==> flow/design.v <==
module uart_rx #(
    parameter CLOCKS_PER_PULSE = 4 ,  
              BITS_PER_WORD = 8,  
              W_OUT = 24  
) (
    input clk,rst_n,rx,
    output reg m_valid,
    output reg [W_OUT-1:0] m_data 
);
    localparam  IDLE    = 2'b00, 
                START   = 2'b01, 
                DATA    = 2'b10, 
                STOP    = 2'b11;
  	reg [1:0] state; 
    localparam NUM_WORDS = W_OUT / BITS_PER_WORD;
    reg[$clog2(CLOCKS_PER_PULSE)-1:0] c_clocks;
    reg[$clog2(BITS_PER_WORD)-1:0] c_bits;
    reg[$clog2(NUM_WORDS)-1:0] c_words;
    always @(posedge clk or negedge rst_n) begin
        if (!rst_n) begin
            {c_words,c_bits,c_clocks,m_valid,m_data} <= 1'b0;
            state <= IDLE;
        end else begin
            m_valid <= 0;
            case(state)
                IDLE: if(rx == 0)
                    state <= START;
                START: if(c_clocks == CLOCKS_PER_PULSE/2 - 1) begin
                        c_clocks <= 0;
                        state <= DATA;
                    end else begin
                        c_clocks <= c_clocks + 1;
                    end
              DATA:   if(c_clocks == CLOCKS_PER_PULSE-1)begin
                            c_clocks <= 0;
                            m_data <= {rx, m_data[W_OUT-1:1]};  
                            if(c_bits == BITS_PER_WORD-1) begin
                                c_bits <= 0;
                                state <= STOP;  
                                if(c_words == NUM_WORDS - 1) begin
                                    m_valid <= 1;  
                                    c_words <= 0;  
                                end else c_words <= c_words + 1;  
                            end else c_bits <= c_bits + 1;  
                        end else c_clocks <= c_clocks + 1;  
                STOP: if(c_clocks == CLOCKS_PER_PULSE - 1) begin
                        c_clocks <= 0;
                        state <= IDLE;  
                    end else c_clocks <= c_clocks + 1;
            endcase
        end
    end        
endmodule
module pwm_9ch #(
    parameter RESOLUTION = 16
)(
    input  wire                 clk,
    input  wire                 rst_n,
    input  wire [RESOLUTION-1:0] duty0,
    input  wire [RESOLUTION-1:0] duty1,
    input  wire [RESOLUTION-1:0] duty2,
    input  wire [RESOLUTION-1:0] duty3,
    input  wire [RESOLUTION-1:0] duty4,
    input  wire [RESOLUTION-1:0] duty5,
    input  wire [RESOLUTION-1:0] duty6,
    input  wire [RESOLUTION-1:0] duty7,
    input  wire [RESOLUTION-1:0] duty8,
    output reg  [8:0]           pwm_out
);
    reg [RESOLUTION-1:0] counter;
    always @(posedge clk or negedge rst_n) begin
        if (!rst_n)
            counter <= {RESOLUTION{1'b0}};
        else
            counter <= counter + 1;
    end
    always @(posedge clk or negedge rst_n) begin
        if (!rst_n) begin
            pwm_out <= 9'b0;
        end else begin
            pwm_out[0] <= (counter < duty0);
            pwm_out[1] <= (counter < duty1);
            pwm_out[2] <= (counter < duty2);
            pwm_out[3] <= (counter < duty3);
            pwm_out[4] <= (counter < duty4);
            pwm_out[5] <= (counter < duty5);
            pwm_out[6] <= (counter < duty6);
            pwm_out[7] <= (counter < duty7);
            pwm_out[8] <= (counter < duty8);
        end
    end
endmodule
module sev_seg_decorder(
    input [3:0] digit,
    output reg [6:0] seg
);
    always @(*)begin
        case(digit)
           4'd0: seg  = 7'b1000000;  
            4'd1: seg  = 7'b1111001;  
            4'd2: seg  = 7'b0100100;  
            4'd3: seg  = 7'b0110000;  
            4'd4: seg  = 7'b0011001;  
            4'd5: seg  = 7'b0010010;  
            4'd6: seg  = 7'b0000010;  
            4'd7: seg  = 7'b1111000;  
            4'd8: seg  = 7'b0000000;  
            4'd9: seg  = 7'b0010000;  
            4'd10: seg = 7'b0001000;  
            4'd11: seg = 7'b0000011;  
            4'd12: seg = 7'b1000110;  
            4'd13: seg = 7'b0100001;  
            4'd14: seg = 7'b0000110;  
            4'd15: seg = 7'b0001110;  
            default: seg = 7'b0111111;  
        endcase 
        end
endmodule
module uart_pwm_data_store #(
    parameter WIDTH = 16,
    parameter CHANNELS = 9
)(
    input  wire              clk,
    input  wire              rst_n,
    input  wire              rx_valid,
    input  wire [WIDTH-1:0]  rx_data,
    output reg  [3:0]        pkt_count,
    output reg [WIDTH-1:0] duty0,
    output reg [WIDTH-1:0] duty1,
    output reg [WIDTH-1:0] duty2,
    output reg [WIDTH-1:0] duty3,
    output reg [WIDTH-1:0] duty4,
    output reg [WIDTH-1:0] duty5,
    output reg [WIDTH-1:0] duty6,
    output reg [WIDTH-1:0] duty7,
    output reg [WIDTH-1:0] duty8
);
    reg [WIDTH-1:0] duty_reg [0:CHANNELS-1];
    integer k;
    always @(posedge clk or negedge rst_n) begin
        if (!rst_n) begin
            pkt_count <= 4'd0;
            for (k = 0; k < CHANNELS; k = k + 1)
                duty_reg[k] <= {WIDTH{1'b0}};
            duty0 <= 0; duty1 <= 0; duty2 <= 0;
            duty3 <= 0; duty4 <= 0; duty5 <= 0;
            duty6 <= 0; duty7 <= 0; duty8 <= 0;
        end else if (rx_valid) begin
            duty_reg[pkt_count] <= rx_data;
            duty0 <= duty_reg[0];
            duty1 <= duty_reg[1];
            duty2 <= duty_reg[2];
            duty3 <= duty_reg[3];
            duty4 <= duty_reg[4];
            duty5 <= duty_reg[5];
            duty6 <= duty_reg[6];
            duty7 <= duty_reg[7];
            duty8 <= duty_reg[8];
            if (pkt_count == CHANNELS-1)
                pkt_count <= 4'd0;
            else
                pkt_count <= pkt_count + 1;
        end
    end
endmodule
module uart_pwm_top (
    input  wire        clk,         
    input  wire        rst_n,       
    input  wire        uart_rx,     
    output wire [8:0]  pwm_out,     
    output wire [6:0] seg0,
    output wire [6:0] seg1,
    output wire [6:0] seg2,
    output wire [6:0] seg3,
    output wire [3:0] pkt_count
);
    wire        rx_valid;
    wire [15:0] rx_data;
    uart_rx #(.CLOCKS_PER_PULSE(434),  
              .BITS_PER_WORD(8), 
              .W_OUT(16) 
    ) uart_rx_inst (
        .clk(clk),
        .rst_n(rst_n),
        .rx(uart_rx),
        .m_data(rx_data),
        .m_valid(rx_valid)
    );
    wire [15:0] duty0, duty1, duty2, duty3, duty4, duty5, duty6, duty7, duty8;
    uart_pwm_data_store #(
        .WIDTH(16),
        .CHANNELS(9)
    ) data_store_inst (
        .clk(clk),
        .rst_n(rst_n),
        .rx_valid(rx_valid),
        .rx_data(rx_data),
        .pkt_count(pkt_count),
        .duty0(duty0), .duty1(duty1), .duty2(duty2),
        .duty3(duty3), .duty4(duty4), .duty5(duty5),
        .duty6(duty6), .duty7(duty7), .duty8(duty8)
    );
    pwm_9ch #(
        .RESOLUTION(16)
    ) pwm_inst (
        .clk(clk),
        .rst_n(rst_n),
        .duty0(duty0),
        .duty1(duty1),
        .duty2(duty2),
        .duty3(duty3),
        .duty4(duty4),
        .duty5(duty5),
        .duty6(duty6),
        .duty7(duty7),
        .duty8(duty8),
        .pwm_out(pwm_out)
    );
    wire [3:0] digit0 = rx_data[3:0];     
    wire [3:0] digit1 = rx_data[7:4];
    wire [3:0] digit2 = rx_data[11:8];
    wire [3:0] digit3 = rx_data[15:12];   
    sev_seg_decorder seg_inst0 (.digit(digit0), .seg(seg0));
    sev_seg_decorder seg_inst1 (.digit(digit1), .seg(seg1));
    sev_seg_decorder seg_inst2 (.digit(digit2), .seg(seg2));
    sev_seg_decorder seg_inst3 (.digit(digit3), .seg(seg3));
endmodule
Reports on uart_pwm_top
Tool output for the design above, in the order of the flow.
Line numbers count from 1 in the design file above.
{"block": "setup", "design": "uart_pwm_top", "clock_port": "clk", "cell_library": "sky130hd", "corner": "tt_025C_1v80"}

Word-level counts
Counts by Yosys on the flattened word-level netlist (proc, flatten, opt, wreduce). Print and check cells are left out. Cells with the same type and inputs are merged into one.
Yosys's memory passes give these memory sizes; they may raise the number of words (mostly to a power of two), join words into wider ones and drop unused or constant bits.
{"block": "bits", "register_bits": 349, "mem_bits_ro": 448, "n_memories": 4, "in_bits": 3, "output_inout_bits": 41, "elab_cells": 97}
{"block": "op_classes", "add_sub_neg": 5, "cmp": 9, "n_eq": 19, "muxes": 16, "reduce_logical": 17}
{"block": "memory_table", "memory": "(no name shown)", "words": 16, "word_bits": 7, "read_ports": 1, "wr": 0, "line": 98, "text": "case(digit)"}
{"block": "memory_table", "memory": "(no name shown)", "words": 16, "word_bits": 7, "read_ports": 1, "wr": 0, "line": 98}
{"block": "memory_table", "memory": "(no name shown)", "words": 16, "word_bits": 7, "read_ports": 1, "wr": 0, "line": 98}
{"block": "memory_table", "memory": "(no name shown)", "words": 16, "word_bits": 7, "read_ports": 1, "wr": 0, "line": 98}
{"block": "op_table", "operator": "< comparator 16 bit", "n": 9}
{"block": "op_table", "operator": "AND reduction 2 bit", "n": 10}
{"block": "op_table", "operator": "parallel mux 9 bit (select 2 bit)", "n": 1}
{"block": "op_table", "operator": "2-to-1 mux 9 bit", "n": 2}
{"block": "op_table", "operator": "adder 16 x 1 -> 16 bit with constant B", "n": 1}
{"block": "op_table", "operator": "== test 4 x 3 -> 1 bit with constant B", "n": 4}
{"block": "op_table", "operator": "2-to-1 mux 2 bit", "n": 5}
{"block": "op_table", "operator": "adder 9 x 1 -> 9 bit with constant B", "n": 1}
{"block": "op_table", "operator": "== test 9 x 8 -> 1 bit with constant B", "n": 1}
{"block": "op_table", "operator": "== test 9 bit with constant B", "n": 1}
{"block": "op_table", "operator": "!= test 2 x 1 -> 1 bit with constant B", "n": 4}
{"block": "op_table", "operator": "== test 4 x 2 -> 1 bit with constant B", "n": 2}
{"block": "op_table", "operator": "parallel mux 2 bit (select 4 bit)", "n": 1}
{"block": "op_table", "operator": "AND reduction 6 bit", "n": 1}
{"block": "op_table", "operator": "2-to-1 mux 1 bit", "n": 5}
{"block": "op_table", "operator": "== test 2 bit with constant B", "n": 2}
{"block": "op_table", "operator": "adder 4 x 1 -> 4 bit with constant B", "n": 1}
{"block": "op_table", "operator": "== test 4 x 1 -> 1 bit with constant B", "n": 1}
{"block": "op_table", "operator": "== test 4 bit with constant B", "n": 1}
{"block": "op_table", "operator": "zero test 4 bit", "n": 1}
{"block": "op_table", "operator": "nonzero test 4 bit", "n": 1}
{"block": "op_table", "operator": "2-to-1 mux 4 bit", "n": 1}
{"block": "op_table", "operator": "adder 3 x 1 -> 3 bit with constant B", "n": 1}
{"block": "op_table", "operator": "== test 3 bit with constant B", "n": 1}
{"block": "op_table", "operator": "AND reduction 3 bit", "n": 1}
{"block": "op_table", "operator": "nonzero test 3 bit", "n": 1}
{"block": "op_table", "operator": "2-to-1 mux 3 bit", "n": 1}
{"block": "op_table", "operator": "== test 2 x 1 -> 1 bit with constant B", "n": 1}
Not listed: further kinds 4, cells in them 4.

Depth
Depth = most cells in a row (Yosys ltp): at word level without a register or memory, in the mapped netlist without a sequential cell, where the memories' decode and read muxes count.
{"block": "logic_depth", "word_depth": 4, "abc_area": 0, "depth_mapped": 7}

After synthesis
Yosys stat after the flow's synthesis: flattened, memories mapped to cells. It holds for the ABC_AREA given above (unset counts as 0); a run with the other value may have another netlist.
Totals and module areas in this step are rounded.
{"block": "types", "cell": "sky130_fd_sc_hd__dfrtp_1", "n": 350, "type_area_um2": 8758.4}
{"block": "types", "cell": "sky130_fd_sc_hd__ha_1", "n": 169, "type_area_um2": 2.11E+03}
{"block": "types", "cell": "sky130_fd_sc_hd__mux2_2", "n": 108, "type_area_um2": 1.22E+03}
{"block": "types", "cell": "sky130_fd_sc_hd__o21ai_0", "n": 187, "type_area_um2": 935.898}
{"block": "types", "cell": "sky130_fd_sc_hd__nand2_1", "n": 191, "type_area_um2": 716.938}
{"block": "types", "cell": "sky130_fd_sc_hd__inv_1", "n": 176, "type_area_um2": 660.634}
{"block": "types", "cell": "sky130_fd_sc_hd__mux2_1", "n": 41, "type_area_um2": 461.693}
{"block": "types", "cell": "sky130_fd_sc_hd__a21o_1", "n": 27, "type_area_um2": 202.694}
{"block": "types", "cell": "sky130_fd_sc_hd__a21oi_1", "n": 40, "type_area_um2": 200.192}
{"block": "types", "cell": "sky130_fd_sc_hd__clkbuf_1", "n": 53, "type_area_um2": 198.941}
{"block": "types", "cell": "sky130_fd_sc_hd__nand4_1", "n": 27, "type_area_um2": 168.912}
{"block": "types", "cell": "sky130_fd_sc_hd__nor2_1", "n": 41, "type_area_um2": 153.898}
{"block": "types", "cell": "sky130_fd_sc_hd__xnor2_1", "n": 13, "type_area_um2": 113.859}
{"block": "types", "cell": "sky130_fd_sc_hd__buf_6", "n": 10, "type_area_um2": 112.608}
{"block": "types", "cell": "sky130_fd_sc_hd__a221o_1", "n": 9, "type_area_um2": 90.086}
{"block": "types", "cell": "sky130_fd_sc_hd__mux2i_1", "n": 9, "type_area_um2": 90.086}
{"block": "types", "cell": "sky130_fd_sc_hd__mux4_2", "n": 4, "type_area_um2": 90.086}
{"block": "types", "cell": "sky130_fd_sc_hd__nand2b_1", "n": 13, "type_area_um2": 81.328}
Not listed: further types 35, cells in them 147.
{"block": "mapped", "cell_count": 1615, "yosys_area_mm2": 0.017, "ff_cells": 351}
By module: a second synthesis without flattening, with its own total; a netlist apart from the flattened one above.
{"block": "unflattened", "cells_unflattened": 1424, "area_unflattened_mm2": 0.018}
Each row is one instance without its submodules.
{"block": "modules", "mod": "uart_pwm_data_store", "instances": 1, "cells": 639, "area_mm2": 0.011}
{"block": "modules", "mod": "pwm_9ch #(RESOLUTION=16)", "instances": 1, "cells": 526, "area_mm2": 0.0043}
{"block": "modules", "mod": "uart_rx", "instances": 1, "cells": 127, "area_mm2": 0.0016}
{"block": "modules", "mod": "sev_seg_decorder", "instances": 4, "cells": 33, "area_mm2": 0.00027}
{"block": "modules", "mod": "uart_pwm_top", "instances": 1, "cells": 0, "area_mm2": 0}

Worst setup path after synthesis
Path of least setup slack by OpenSTA after synthesis, without wires, with an ideal clock, recovery checks aside; 20% of the period is set as input and as output delay. Where synthesis merged equal registers, the netlist keeps one of their names.
{"block": "synth_timing", "kind": "register to output", "startpoint": "reg uart_rx_inst.m_data[4]", "endpoint": "out seg1[3]", "tclk_ns": 20.0, "output_delay_ns": 4.000, "launch_ns": 0.000, "arrival_ns": 1.295, "setup_slack_ns": 14.705, "delay_ns": 1.295, "stages": 5, "n_path_buf": 0, "synth_period_reached_ns": 5.295}
"delay_ns" is the arrival time less input delay plus setup time.
At an output port there is no setup time.
"stages": output pins that drive a net of the path, with the launching flip-flop's if there is one; two outputs of one cell count as two.
"synth_period_reached_ns" = period - worst setup slack (recovery checks aside). The figure is calculated, with input and output delays left at 20% of the set period.
The rows between start and end are the longest chain of elaborated cells between them; the timing report does not say that the signal goes this way. Where chains are equally long, one stands for them.
Each line given opens the expression or statement behind the cell; cells for indexed reads and writes are added by Yosys, which also makes memories of some case tables.
A memory read counts as a cell of the chain, while the word-level depth stops at memories.
{"block": "synth_between", "path_cell_list": "sky130_fd_sc_hd__dfrtp_1 -> sky130_fd_sc_hd__inv_1 -> sky130_fd_sc_hd__ha_1 -> sky130_fd_sc_hd__inv_1 -> sky130_fd_sc_hd__mux4_2", "elab_chain_len": 1}
{"block": "synth_rtl", "item": "start: declaration", "line": 8, "text": "output reg [W_OUT-1:0] m_data"}
{"block": "synth_rtl", "item": "start: assignment", "line": 36, "text": "m_data <= {rx, m_data[W_OUT-1:1]};"}
{"block": "synth_rtl", "item": "memory (16 x 7 bit)", "line": 98, "text": "case(digit)"}
{"block": "synth_rtl", "item": "end: declaration", "line": 172, "text": "output wire [6:0] seg1,"}

Worst path after layout
From the final timing report of entry A: the path of least setup slack in the routed layout; clock arrival at registers is part of the times.
{"block": "layout_timing", "kind": "register to output", "startpoint": "reg uart_rx_inst.m_data[12]", "endpoint": "out seg3[3]", "tclk_ns": 20.0, "output_delay_ns": 4.00, "launch_ns": 0.54, "arrival_ns": 2.79, "setup_slack_ns": 13.21, "stages": 6, "n_path_buf": 1}
The rows between start and end are the longest chain of elaborated cells between them; the timing report does not say that the signal goes this way. Where chains are equally long, one stands for them.
A memory read counts as a cell of the chain, while the word-level depth stops at memories.
{"block": "layout_between", "path_cell_list": "sky130_fd_sc_hd__dfrtp_1 -> sky130_fd_sc_hd__inv_1 -> sky130_fd_sc_hd__ha_1 -> sky130_fd_sc_hd__inv_1 -> sky130_fd_sc_hd__mux4_2 -> sky130_fd_sc_hd__clkdlybuf4s50_1", "elab_chain_len": 1}
{"block": "layout_rtl", "item": "start: declaration", "line": 8, "text": "output reg [W_OUT-1:0] m_data"}
{"block": "layout_rtl", "item": "start: assignment", "line": 36, "text": "m_data <= {rx, m_data[W_OUT-1:1]};"}
{"block": "layout_rtl", "item": "memory (16 x 7 bit)", "line": 98, "text": "case(digit)"}
{"block": "layout_rtl", "item": "end: declaration", "line": 174, "text": "output wire [6:0] seg3,"}

Subject: uart_pwm_top on sky130hd, stored results

Hello all,

Design uart_pwm_top on sky130hd. What follows are 6 stored runs of the flow, each under its own settings; their order means nothing. The constraints put input and output delay at 20% of the set period each and load the outputs with 0.01 pF.
"period_reached_ns" = clock period - worst setup slack. The figure is calculated, with input and output delays left at 20% of the set period.
"critical_path_time_ns": the worst setup path's part of the clock period (all of it between registers, 20% less for each end at a port) less its slack. A launch clock that arrives late makes it longer, a capture clock that arrives late makes it shorter.
The measured numbers are rounded.

{"run": "entry A", "settings": { "MAX_ROUTING_LAYER": "met4", "TNS_END_PERCENT": 10, "period_ns": 20.0, "CAP_MARGIN": 20, "CORE_MARGIN": 2, "CORE_UTILIZATION": 40, "SLEW_MARGIN": 20 }, "results": { "synthesis_area_mm2": 0.017, "setup_worst_slack_ns": 13, "period_reached_ns": 6.793, "layout_stdcell_area_mm2": 0.02, "design_die_area_mm2": 0.045, "critical_path_time_ns": 2.79, "critical_path_kind": "register to output" }}
{"run": "entry B", "settings": { "CORE_UTILIZATION": 40, "period_ns": 4.36, "CAP_MARGIN": 20, "CORE_MARGIN": 2, "SLEW_MARGIN": 20 }, "results": { "synthesis_area_mm2": 0.017, "setup_worst_slack_ns": 0.71, "period_reached_ns": 3.648, "layout_stdcell_area_mm2": 0.02, "design_die_area_mm2": 0.045, "critical_path_time_ns": 2.78, "critical_path_kind": "register to output" }}
{"run": "entry C", "settings": { "CAP_MARGIN": 15, "CORE_ASPECT_RATIO": 0.66, "CORE_MARGIN": 3, "CTS_CLUSTER_DIAMETER": 173, "CTS_CLUSTER_SIZE": 29, "GPL_ROUTABILITY_DRIVEN": 1, "MAX_ROUTING_LAYER": "met4", "PLACE_DENSITY_LB_ADDON": 0.12, "SETUP_SLACK_MARGIN": -0.53, "TNS_END_PERCENT": 10, "period_ns": 20.0, "CORE_UTILIZATION": 40, "SLEW_MARGIN": 20 }, "results": { "synthesis_area_mm2": 0.017, "setup_worst_slack_ns": 13, "period_reached_ns": 6.920, "layout_stdcell_area_mm2": 0.019, "design_die_area_mm2": 0.046, "critical_path_time_ns": 2.92, "critical_path_kind": "register to output" }}
{"run": "entry D", "settings": { "CAP_MARGIN": 15, "CELL_PAD_IN_SITES_DETAIL_PLACEMENT": 0, "CELL_PAD_IN_SITES_GLOBAL_PLACEMENT": 2, "CORE_ASPECT_RATIO": 0.66, "CORE_MARGIN": 3, "CTS_CLUSTER_DIAMETER": 173, "CTS_CLUSTER_SIZE": 52, "GPL_ROUTABILITY_DRIVEN": 1, "HOLD_SLACK_MARGIN": 0.14, "MAX_ROUTING_LAYER": "met4", "PLACE_DENSITY_LB_ADDON": 0.12, "SETUP_SLACK_MARGIN": -0.53, "TNS_END_PERCENT": 10, "period_ns": 20.0, "CORE_UTILIZATION": 40, "SLEW_MARGIN": 20 }, "results": { "synthesis_area_mm2": 0.017, "setup_worst_slack_ns": 13, "period_reached_ns": 6.936, "layout_stdcell_area_mm2": 0.019, "design_die_area_mm2": 0.046, "critical_path_time_ns": 2.94, "critical_path_kind": "register to output" }}
{"run": "entry E", "settings": { "CORE_UTILIZATION": 69, "period_ns": 6.82, "CAP_MARGIN": 20, "CORE_MARGIN": 2, "SLEW_MARGIN": 20 }, "results": { "synthesis_area_mm2": 0.017, "setup_worst_slack_ns": 2.6, "period_reached_ns": 4.252, "layout_stdcell_area_mm2": 0.019, "design_die_area_mm2": 0.027, "critical_path_time_ns": 2.89, "critical_path_kind": "register to output" }}
{"run": "entry F", "settings": { "ABC_AREA": 1, "CAP_MARGIN": 5, "CELL_PAD_IN_SITES_DETAIL_PLACEMENT": 1, "CORE_MARGIN": 3, "CORE_UTILIZATION": 40, "CTS_CLUSTER_DIAMETER": 327, "CTS_CLUSTER_SIZE": 39, "GPL_TIMING_DRIVEN": 0, "HOLD_SLACK_MARGIN": 0.29, "MIN_ROUTING_LAYER": "met2", "SLEW_MARGIN": 5, "period_ns": 20.0 }, "results": { "synthesis_area_mm2": 0.017, "setup_worst_slack_ns": 13, "period_reached_ns": 7.461, "layout_stdcell_area_mm2": 0.019, "design_die_area_mm2": 0.046, "critical_path_time_ns": 3.46, "critical_path_kind": "register to output" }}

Thanks
